==> flow/design.v <==
`default_nettype none
`timescale 1ns / 1ps
module mul #(
    WIDTH=25,   
    FBITS=20    
    )(
    input wire signed [WIDTH-1:0] a,    
    input wire signed [WIDTH-1:0] b,    
    output reg signed [WIDTH-1:0] val   
    );
    localparam IBITS = WIDTH - FBITS;     
    localparam MSB = 2*WIDTH - IBITS - 1;  
    localparam LSB = WIDTH - IBITS;        
    localparam HALF = {1'b1, {FBITS-1{1'b0}}}; 
    reg sig_diff;   
    reg signed [WIDTH-1:0] a1, b1;   
    reg signed [WIDTH-1:0] prod_t;   
    reg signed [2*WIDTH-1:0] prod;   
    reg [FBITS-1:0] rbits;           
    reg round;   
    reg even;    
    reg signed [WIDTH-1:0] u_result;    
    always @(*) begin
        sig_diff = a[WIDTH-1] ^ b[WIDTH-1];
        a1 = a[WIDTH-1] ? -a : a;    
        b1 = b[WIDTH-1] ? -b : b;    
        prod = a1 * b1;  
        prod_t = prod[MSB:LSB];  
        rbits  = prod[FBITS-1:0];  
        round  = prod[FBITS-1];    
        even  = ~prod[FBITS];      
         u_result = (round && !(even && rbits == HALF)) ? prod_t + 25'b1 : prod_t;  
         val = sig_diff ? -u_result : u_result;
        end
endmodule
`timescale 1ns / 1ps
 module random(
  output wire [31:0] out,
  input wire clk,  
  input wire reset,
  input wire request        
  ); 
  parameter [31:0] mod = 32'b1000_0000_0000_0000_0000_0000_0000_0000;  
  parameter [31:0] a = 32'd22695477;    
  parameter [31:0] c = 32'b1;            
  reg [31:0] temp;              
  reg [63:0] temp1;             
  reg [31:0] temp2;             
  reg [31:0] temp_out;          
  reg [1:0] state;              
always @(posedge clk) begin
        if(state == 2'b00)
            temp1 <= temp * a + c;   
        else if(state == 2'b01)
            temp2 <= temp1 % mod;    
end
always @(posedge clk or posedge reset) begin
        if (reset) begin
            temp <= 32'd13;
            state <= 2'b00;
            temp_out <= 32'd0;
        end
        else begin
            if(state == 2'b00) begin 
                state <= 2'b01;
            end
            else if(state == 2'b01) begin
                state <= 2'b10;
            end
            else begin
                temp <= temp2;         
                if(request) 
                    state <= 2'b00;    
            end
            if (request)
                temp_out <= temp2;
        end
end
assign out = temp_out;
 endmodule
`default_nettype none
`timescale 1ns / 1ps
module barnsley #(
    FP_WIDTH=25,    
    FP_INT=5       
    ) (
    input  wire clk,                                     
    input wire reset,                                    
    output wire [19:0] iter_max,                          
    input wire iter_change,                              
    output reg done,                                     
    output wire complete,                                
    output reg signed [FP_WIDTH-1:0] xn,                 
    output reg signed [FP_WIDTH-1:0] yn
    );
    reg signed [FP_WIDTH-1:0] mul_a_1, mul_b_1, mul_a_2, mul_b_2;
    wire signed [FP_WIDTH-1:0] mul_val_1, mul_val_2;
    mul #(.WIDTH(FP_WIDTH), .FBITS(FP_WIDTH - FP_INT)) mul_inst_0 (
        /*verilator lint_on PINCONNECTEMPTY*/
        .a(mul_a_1),
        .b(mul_b_1),
        .val(mul_val_1)
    );
    mul #(.WIDTH(FP_WIDTH), .FBITS(FP_WIDTH - FP_INT)) mul_inst_1 (
        /*verilator lint_on PINCONNECTEMPTY*/
        .a(mul_a_2),
        .b(mul_b_2),
        .val(mul_val_2)
    );
    wire [31:0] random_out;
    random random_inst(.out(random_out), .clk(clk), .reset(reset), .request(done) );
    reg [19:0] n;
    reg signed [FP_WIDTH-1:0] x;
    reg signed [FP_WIDTH-1:0] y;
    reg [3:0] state;  
    reg [19:0] iter_value;
    reg iter_reg;
    wire iter_button;
    always @(posedge clk) 
    begin
        iter_reg <= iter_change;
    end
    assign iter_button = iter_change & ~iter_reg;
    localparam signed [FP_WIDTH-1:0] FP_0_16 = 25'b0000000101000111101011100;  
    localparam signed [FP_WIDTH-1:0] FP_0_15 = 25'b0000000100110011001100110;  
    localparam signed [FP_WIDTH-1:0] NFP_0_15 = 25'b1111111011001100110011010;  
    localparam signed [FP_WIDTH-1:0] FP_0_85 = 25'b0000011011001100110011001;  
    localparam signed [FP_WIDTH-1:0] FP_0_04 = 25'b0000000001010001111010111;   
    localparam signed [FP_WIDTH-1:0] NFP_0_04 = 25'b1111110011001100110011010;  
    localparam signed [FP_WIDTH-1:0] FP_0_2  = 25'b0000000110011001100110011;   
    localparam signed [FP_WIDTH-1:0] FP_0_23 = 25'b0000000111010111000010100;  
    localparam signed [FP_WIDTH-1:0] FP_0_22 = 25'b0000000111000010100011110;  
    localparam signed [FP_WIDTH-1:0] FP_0_24 = 25'b0000000111101011100001010;  
    localparam signed [FP_WIDTH-1:0] FP_0_26 = 25'b0000001000010100011110101;  
    localparam signed [FP_WIDTH-1:0] NFP_0_26 = 25'b1111110111101011100001011; 
    localparam signed [FP_WIDTH-1:0] FP_0_28 = 25'b0000001000111101011100001;  
    localparam signed [FP_WIDTH-1:0] FP_1_5  = 25'b0000110000000000000000000;  
    assign complete = (n >= iter_value);
    always @(posedge clk or posedge reset) 
    begin
        if (reset) 
            begin
                x <= 0;  y <= 0;
                xn <= 0; yn <= 0;
                n <= 0;  done <= 0;
                state <= 0;
                iter_value <= 1000;
            end
        else if (iter_button) 
            begin
                done <= 0;
                if (iter_value < 10000)
                    iter_value <= iter_value + 3000; 
            end
        else if (complete)
            done <= 0;
        else
            begin
                case (state)
                    4'b0000: 
                    begin
                        done <= 0;
                        state <= 4'b0001;
                    end
                    4'b0001: 
                    begin
                        done <= 0;
                        if (random_out < 32'd21474836)
                                xn <= 0;
                        else if (random_out < 32'd1846835936)
                            begin 
                                mul_a_1 <= x;
                                mul_b_1 <= FP_0_85;  
                                mul_a_2 <= y;
                                mul_b_2 <= FP_0_04;  
                            end
                        else if (random_out < 32'd1997159792)
                            begin 
                                mul_a_1 <= x;
                                mul_b_1 <= FP_0_2;  
                                mul_a_2 <= y;
                                mul_b_2 <= (FP_0_26);  
                            end
                        else 
                            begin
                                mul_a_1 <= x;
                                mul_b_1 <= (FP_0_15);  
                                mul_a_2 <= y;
                                mul_b_2 <= FP_0_28;  
                            end
                        state <= 4'b0010;
                    end
                    4'b0010: 
                    begin
                        done <= 0;
                        if (random_out < 32'd21474836)
                                xn <= 0;
                        else if (random_out < 32'd1846835936)
                            begin
                                xn <= mul_val_1 + mul_val_2; 
                            end
                        else if (random_out < 32'd1997159792)
                            begin 
                                xn <= mul_val_1 - mul_val_2; 
                            end
                        else 
                            begin
                                xn <= -mul_val_1 + mul_val_2;
                            end
                        state <= 4'b0011;
                    end
                    4'b0011: 
                    begin
                        done <= 0;
                        if (random_out < 32'd21474836)
                            begin
                                mul_a_1 <= FP_0_16;  
                                mul_b_1 <= y; 
                            end
                        else if (random_out < 32'd1846835936)
                            begin 
                                mul_a_1 <= x;
                                mul_b_1 <= (FP_0_04);  
                                mul_a_2 <= y;
                                mul_b_2 <= FP_0_85;  
                            end
                        else if (random_out < 32'd1997159792)
                            begin 
                                mul_a_1 <= x;
                                mul_b_1 <= FP_0_23;  
                                mul_a_2 <= y;
                                mul_b_2 <= FP_0_22;  
                            end
                        else 
                            begin
                                mul_a_1 <= x;
                                mul_b_1 <= FP_0_26;  
                                mul_a_2 <= y;
                                mul_b_2 <= FP_0_24;  
                            end
                        state <= 4'b0100;
                    end 
                    4'b0100: 
                    begin
                        done <= 0;
                        if (random_out < 32'd21474836)
                            begin
                                yn <= mul_val_1;
                            end
                        else if (random_out < 32'd1846835936) 
                            begin 
                                yn <= -mul_val_1 + mul_val_2 + FP_1_5;
                            end
                        else if (random_out < 32'd1997159792)
                            begin 
                                yn <= mul_val_1 + mul_val_2 + FP_1_5;
                            end
                        else 
                            begin
                                yn <= mul_val_1 + mul_val_2;
                            end
                        state <= 4'b0101;
                    end                     
                    4'b0101:
                    begin
                        x <= xn;
                        y <= yn;
                        n <= n + 1;
                        done <= 1;
                        state <= 4'b0000;
                    end
                endcase
            end
    end
    assign iter_max = iter_value;
endmodule
# --- Reports on barnsley ---
# The steps from the RTL of barnsley to its reports follow in flow order.
# Lines are those of the file above, counted from 1.
# Library cell names are shortened.
setup:
  design: "barnsley"
  clk_port: "clk"
  library: "sky130hd"
  corner: "tt_025C_1v80"

# --- Word-level counts ---
# Yosys after proc, flatten, opt, wreduce and memory -nomap, before mapping. Memory bits, and registers merged into a memory's read port (data or address), are not among the register bits. Print and check cells are not counted.
bits:
  elab_cells: 133
  reg_bits: 372
op_classes:
  n_eq: 12
  mux: 42
  n_cmp: 5
  n_addsub: 17
  n_logic: 11
  mul: 3
  n_reduce_logical: 25
ops:
  columns: ["cell", "count"]
  rows:
  - ["multiplier 25 x 25 -> 45 bit", 2]
  - ["multiplier 31 x 25 -> 31 bit with constant B", 1]
  - ["2-to-1 mux 25 bit", 23]
  - ["parallel mux 25 bit (select 2 bit)", 4]
  - ["negation 25 bit", 7]
  - ["< comparator 31 bit with constant B", 2]
  - ["2-to-1 mux 19 bit", 3]
  - ["adder 25 x 1 -> 25 bit with constant B", 2]
  - ["adder 25 x 22 -> 25 bit with constant B", 2]
  - ["adder 25 bit", 2]
  - ["equality test 20 bit with constant B", 2]
  - ["2-to-1 mux 20 bit", 2]
  - ["adder 31 x 1 -> 31 bit with constant B", 1]
  - ["< comparator 31 x 25 -> 1 bit with constant B", 1]
  - ["2-to-1 mux 15 bit", 2]
  - ["subtractor 25 bit", 1]
  - ["parallel mux 4 bit (select 6 bit)", 1]
  - ["adder 20 x 1 -> 20 bit with constant B", 1]
  - ["adder 20 x 12 -> 20 bit with constant B", 1]
  - ["< comparator 20 x 14 -> 1 bit with constant B", 1]
  - ["greater-or-equal comparator 20 bit", 1]
  - ["2-to-1 mux 17 bit", 1]
  - ["AND reduction 5 bit", 2]
  - ["AND reduction 3 bit", 3]
  - ["NOT 1 bit", 8]
  - ["!= test 2 bit with constant B", 4]
  - ["equality test 4 x 2 -> 1 bit with constant B", 2]
  - ["equality test 4 x 3 -> 1 bit with constant B", 2]
# Not listed: further kinds 20, cells in them 31.

# --- Depth ---
# Longest topological path by Yosys (ltp), each cell counted once; first at word level (registers and memories cut), then after technology mapping (sequential cells cut; the memories' decode and read muxes count).
depth:
  word_depth: 16
  abc_area: 0
  ltp_mapped: 60
  mapped_depth_nobuf: 56

# --- Synthesis result ---
# The flow's flattened synthesis, as Yosys stat reports it; memories are mapped. The netlist is that of the ABC_AREA named above (0 if unset); the other value can give another one.
# Totals and module areas in this step are rounded.
synth_totals:
  mapped_cells: 7469
  buffers: 282
  synth_area_um2: 69410
  ff_cells: 359
by_type:
  columns: ["cell", "count"]
  rows:
  - ["fa_1", 1264]
  - ["ha_1", 564]
  - ["inv_1", 1675]
  - ["dfrtp_1", 196]
  - ["edfxtp_1", 151]
  - ["xnor2_1", 290]
  - ["nand2_1", 648]
  - ["nor2_1", 519]
  - ["and2_1", 265]
  - ["mux2_2", 103]
  - ["xor2_1", 116]
  - ["o21ai_0", 198]
  - ["a21oi_1", 193]
  - ["clkbuf_1", 251]
  - ["a21o_1", 68]
  - ["nor3_1", 71]
  - ["nand2b_1", 56]
  - ["nor2b_1", 51]
# Not listed: further types 90, cells in them 790.
# The figures by module come from a second, unflattened synthesis with its own total; it is not the netlist above.
hier_totals:
  cells_unflattened: 8403
  area_unflattened_um2: 75860
# Each row is one instance without its submodules.
modules:
  columns: ["module", "mod_area_um2", "n_cells", "instances", "seq_area_um2"]
  rows:
  - ["mul", 24570, 2875, 2, 0.0]
  - ["barnsley", 14530, 1598, 1, 6305]
  - ["random", 12180, 1055, 1, 3493]

# --- Timing after synthesis ---
# Source: OpenSTA report_checks on the synthesized netlist (no wires, ideal clock, input and output delay 20% of the period each), path of least setup slack; recovery checks are left aside. Register names are those of the netlist, which keeps one name where synthesis merged equal registers.
synth_timing:
  path_kind: "register to register"
  start: "register mul_b_1[2]"
  end: "register yn[24]"
  clock_period_ns: 15.0
  setup_ns: 0.140
  arrival_time_ns: 13.507
  launch_ns: 0.000
  path_delay_ns: 13.647
  stages: 54
  setup_slack_ns: 1.353
  synth_period_reached_ns: 13.647
# "path_delay_ns" = arrival - input delay + setup time.
# "stages": output pins that drive a net of the path, with the launching flip-flop's if there is one; two outputs of one cell count as two.
# "synth_period_reached_ns" is the clock period less the worst setup slack; recovery checks do not enter. This is arithmetic on one report: input and output delays are still those of the set period (20% each).
# Between the ends stands the longest chain of elaborated cells between them, by number of cells; it is not shown to be the way that was timed. Of several equally long chains one is given.
# A line is the first line of the expression or statement that the cell stems from. Yosys adds cells for indexed reads and writes and turns some case tables into memories.
# At most two assigning lines are given for a register; there are more.
synth_via:
  cell_sequence: "edfxtp_1 > or3_1 > nand2b_1 > or4_1 > o41ai_1 > nand2b_1 > o21ai_0 > xor2_1 > clkbuf_1 > nor2_1 > fa_1 > inv_1 > fa_1 > inv_1 > fa_1 > inv_1 > fa_1 > inv_1 > (+18 left out) > o21ai_0 > a21oi_1 > mux2i_1 > xor2_1 > ha_1 > clkbuf_1 > inv_1 > nand3_1 > o211ai_1 > a31oi_1 > a2111oi_0 > nor2_1 > o311ai_0 > nor3b_1 > xnor2_1 > xnor3_1 > nand3_1 > o311ai_1"
  elab_chain_cells: 15
  cells_between: 20
  classes_between: "8 x add/sub; 1 x mul; 1 x eq/ne; 6 x mux; 1 x logic; 3 x reduce/logical"
synth_lines:
  columns: ["element", "line_no", "source"]
  rows:
  - ["start, declared", 96, "reg signed [FP_WIDTH-1:0] mul_a_1, mul_b_1, mul_a_2, mul_b_2;"]
  - ["start, assigned", 187, "mul_b_1 <= (FP_0_15);"]
  - ["start, assigned", 218, "mul_b_1 <= y;"]
  - ["negation 25 bit", 26, "b1 = b[WIDTH-1] ? -b : b;"]
  - ["2-to-1 mux 25 bit", 26, null]
  - ["multiplier 25 x 25 -> 45 bit", 27, "prod = a1 * b1;"]
  - ["NOT 1 bit", 31, "even  = ~prod[FBITS];"]
  - ["logical AND 1 bit", 32, "u_result = (round && !(even && rbits == HALF)) ? prod_t + 25'b1 : prod_t;"]
  - ["logical NOT 1 bit", 32, null]
  - ["logical AND 1 bit", 32, null]
  - ["2-to-1 mux 25 bit", 32, null]
  - ["negation 25 bit", 33, "val = sig_diff ? -u_result : u_result;"]
  - ["2-to-1 mux 25 bit", 33, null]
  - ["negation 25 bit", 252, "yn <= -mul_val_1 + mul_val_2 + FP_1_5;"]
  - ["adder 25 bit", 252, null]
  - ["adder 25 x 22 -> 25 bit", 252, null]
  - ["2-to-1 mux 25 bit", 250, "else if (random_out < 32'd1846835936)"]
  - ["2-to-1 mux 25 bit", 246, "if (random_out < 32'd21474836)"]
  - ["end, assigned", 248, "yn <= mul_val_1;"]
  - ["end, assigned", 252, null]
  - ["end, declared", 94, "output reg signed [FP_WIDTH-1:0] yn"]

# --- Timing after layout ---
# From the final timing report of run 1: the path of least setup slack in the routed layout; clock arrival at registers is part of the times.
layout_timing:
  path_kind: "register to register"
  start: "register mul_b_1[1]"
  end: "register yn[24]"
  setup_ns: 0.10
  stages: 53
  setup_slack_ns: -1.75
  arrival_time_ns: 13.79
  launch_ns: 0.63
  clock_period_ns: 11.5
# Between the ends stands the longest chain of elaborated cells between them, by number of cells; it is not shown to be the way that was timed. Of several equally long chains one is given.
# At most two assigning lines are given for a register; there are more.
layout_via:
  cell_sequence: "edfxtp_1 > or3_4 > nand2b_4 > or4_4 > o41ai_4 > nand2b_1 > o21ai_2 > xor2_1 > buf_4 > buf_12 > nor2_4 > fa_1 > fa_1 > ha_2 > inv_2 > fa_1 > fa_1 > inv_1 > (+17 left out) > xnor2_2 > ha_4 > buf_4 > a21oi_2 > nor2_1 > nor2_1 > o21bai_2 > a21o_1 > a21oi_2 > o21bai_1 > a21oi_2 > a21oi_1 > o21a_1 > o2111a_1 > or3_1 > mux2i_2 > xnor2_1 > o311ai_1"
  elab_chain_cells: 15
  cells_between: 20
  classes_between: "8 x add/sub; 1 x mul; 1 x eq/ne; 6 x mux; 1 x logic; 3 x reduce/logical"
layout_lines:
  columns: ["element", "line_no", "source"]
  rows:
  - ["start, declared", 96, "reg signed [FP_WIDTH-1:0] mul_a_1, mul_b_1, mul_a_2, mul_b_2;"]
  - ["start, assigned", 187, "mul_b_1 <= (FP_0_15);"]
  - ["start, assigned", 218, "mul_b_1 <= y;"]
  - ["negation 25 bit", 26, "b1 = b[WIDTH-1] ? -b : b;"]
  - ["2-to-1 mux 25 bit", 26, null]
  - ["multiplier 25 x 25 -> 45 bit", 27, "prod = a1 * b1;"]
  - ["NOT 1 bit", 31, "even  = ~prod[FBITS];"]
  - ["logical AND 1 bit", 32, "u_result = (round && !(even && rbits == HALF)) ? prod_t + 25'b1 : prod_t;"]
  - ["logical NOT 1 bit", 32, null]
  - ["logical AND 1 bit", 32, null]
  - ["2-to-1 mux 25 bit", 32, null]
  - ["negation 25 bit", 33, "val = sig_diff ? -u_result : u_result;"]
  - ["2-to-1 mux 25 bit", 33, null]
  - ["negation 25 bit", 252, "yn <= -mul_val_1 + mul_val_2 + FP_1_5;"]
  - ["adder 25 bit", 252, null]
  - ["adder 25 x 22 -> 25 bit", 252, null]
  - ["2-to-1 mux 25 bit", 250, "else if (random_out < 32'd1846835936)"]
  - ["2-to-1 mux 25 bit", 246, "if (random_out < 32'd21474836)"]
  - ["end, assigned", 248, "yn <= mul_val_1;"]
  - ["end, assigned", 252, null]
  - ["end, declared", 94, "output reg signed [FP_WIDTH-1:0] yn"]

# Design barnsley on sky130hd. What follows are 4 stored runs of the flow, each under its own settings; their order means nothing. The constraints put input and output delay at 20% of the set period each and load the outputs with 0.01 pF.
# "timing.achieved_period_ns": clock period set for the run, less the worst setup slack. It is reckoned from that one timing run; input and output delays stay at 20% of the period that was set.
# "worstPathTime_ns": the worst setup path's part of the clock period (all of it between registers, 20% less for each end at a port) less its slack. A launch clock that arrives late makes it longer, a capture clock that arrives late makes it shorter.
# The results are shown rounded.
runs:
  - name: "run 1"
    settings:
      CAP_MARGIN: 35
      CELL_PAD_IN_SITES_GLOBAL_PLACEMENT: 1
      CORE_ASPECT_RATIO: 1.91
      CORE_UTILIZATION: 26
      CTS_CLUSTER_DIAMETER: 235
      CTS_CLUSTER_SIZE: 28
      GPL_ROUTABILITY_DRIVEN: 1
      HOLD_SLACK_MARGIN: 0.24
      MIN_ROUTING_LAYER: "met2"
      PLACE_DENSITY_LB_ADDON: 0.04
      SETUP_SLACK_MARGIN: -0.29
      SLEW_MARGIN: 15
      TNS_END_PERCENT: 60
      period_ns: 11.5
      CORE_MARGIN: 2
    results:
      timing.setup.tns_ns: -29.84
      timing.achieved_period_ns: 13.245
      timing.hold.ws_ns: 0.414
      ws_setup_ns: -1.745
      finalCellArea_um2: 91580
      synth_area_um2: 69410
      layout_utilization_pct: 34.4
      design_die_area_um2: 271300
      worstPathTime_ns: 13.25
      critical_path_type: "register to register"
  - name: "run 2"
    settings:
      CAP_MARGIN: 35
      CELL_PAD_IN_SITES_GLOBAL_PLACEMENT: 1
      CORE_ASPECT_RATIO: 1.91
      CORE_UTILIZATION: 26
      CTS_CLUSTER_DIAMETER: 235
      CTS_CLUSTER_SIZE: 24
      GPL_ROUTABILITY_DRIVEN: 0
      HOLD_SLACK_MARGIN: 0.24
      MIN_ROUTING_LAYER: "met2"
      PLACE_DENSITY_LB_ADDON: 0.04
      SETUP_SLACK_MARGIN: -0.29
      SLEW_MARGIN: 15
      TNS_END_PERCENT: 60
      period_ns: 11.5
      CORE_MARGIN: 2
    results:
      timing.setup.tns_ns: -34.29
      timing.achieved_period_ns: 13.390
      timing.hold.ws_ns: 0.414
      ws_setup_ns: -1.890
      finalCellArea_um2: 91520
      synth_area_um2: 69410
      layout_utilization_pct: 34.4
      design_die_area_um2: 271300
      worstPathTime_ns: 13.39
      critical_path_type: "register to register"
  - name: "run 3"
    settings:
      CORE_UTILIZATION: 40
      period_ns: 14.8
      CAP_MARGIN: 20
      CORE_MARGIN: 2
      SLEW_MARGIN: 20
    results:
      timing.setup.tns_ns: 0.000
      timing.achieved_period_ns: 14.288
      timing.hold.ws_ns: 0.410
      ws_setup_ns: 0.512
      finalCellArea_um2: 75930
      synth_area_um2: 69410
      layout_utilization_pct: 44.2
      design_die_area_um2: 176900
      worstPathTime_ns: 14.29
      critical_path_type: "register to register"
  - name: "run 4"
    settings:
      CORE_UTILIZATION: 40
      SETUP_SLACK_MARGIN: 1.57
      period_ns: 14.8
      CAP_MARGIN: 20
      CORE_MARGIN: 2
      SLEW_MARGIN: 20
    results:
      timing.setup.tns_ns: 0.000
      timing.achieved_period_ns: 13.282
      timing.hold.ws_ns: 0.407
      ws_setup_ns: 1.518
      finalCellArea_um2: 79420
      synth_area_um2: 69410
      layout_utilization_pct: 46.2
      design_die_area_um2: 176900
      worstPathTime_ns: 13.28
      critical_path_type: "register to register"
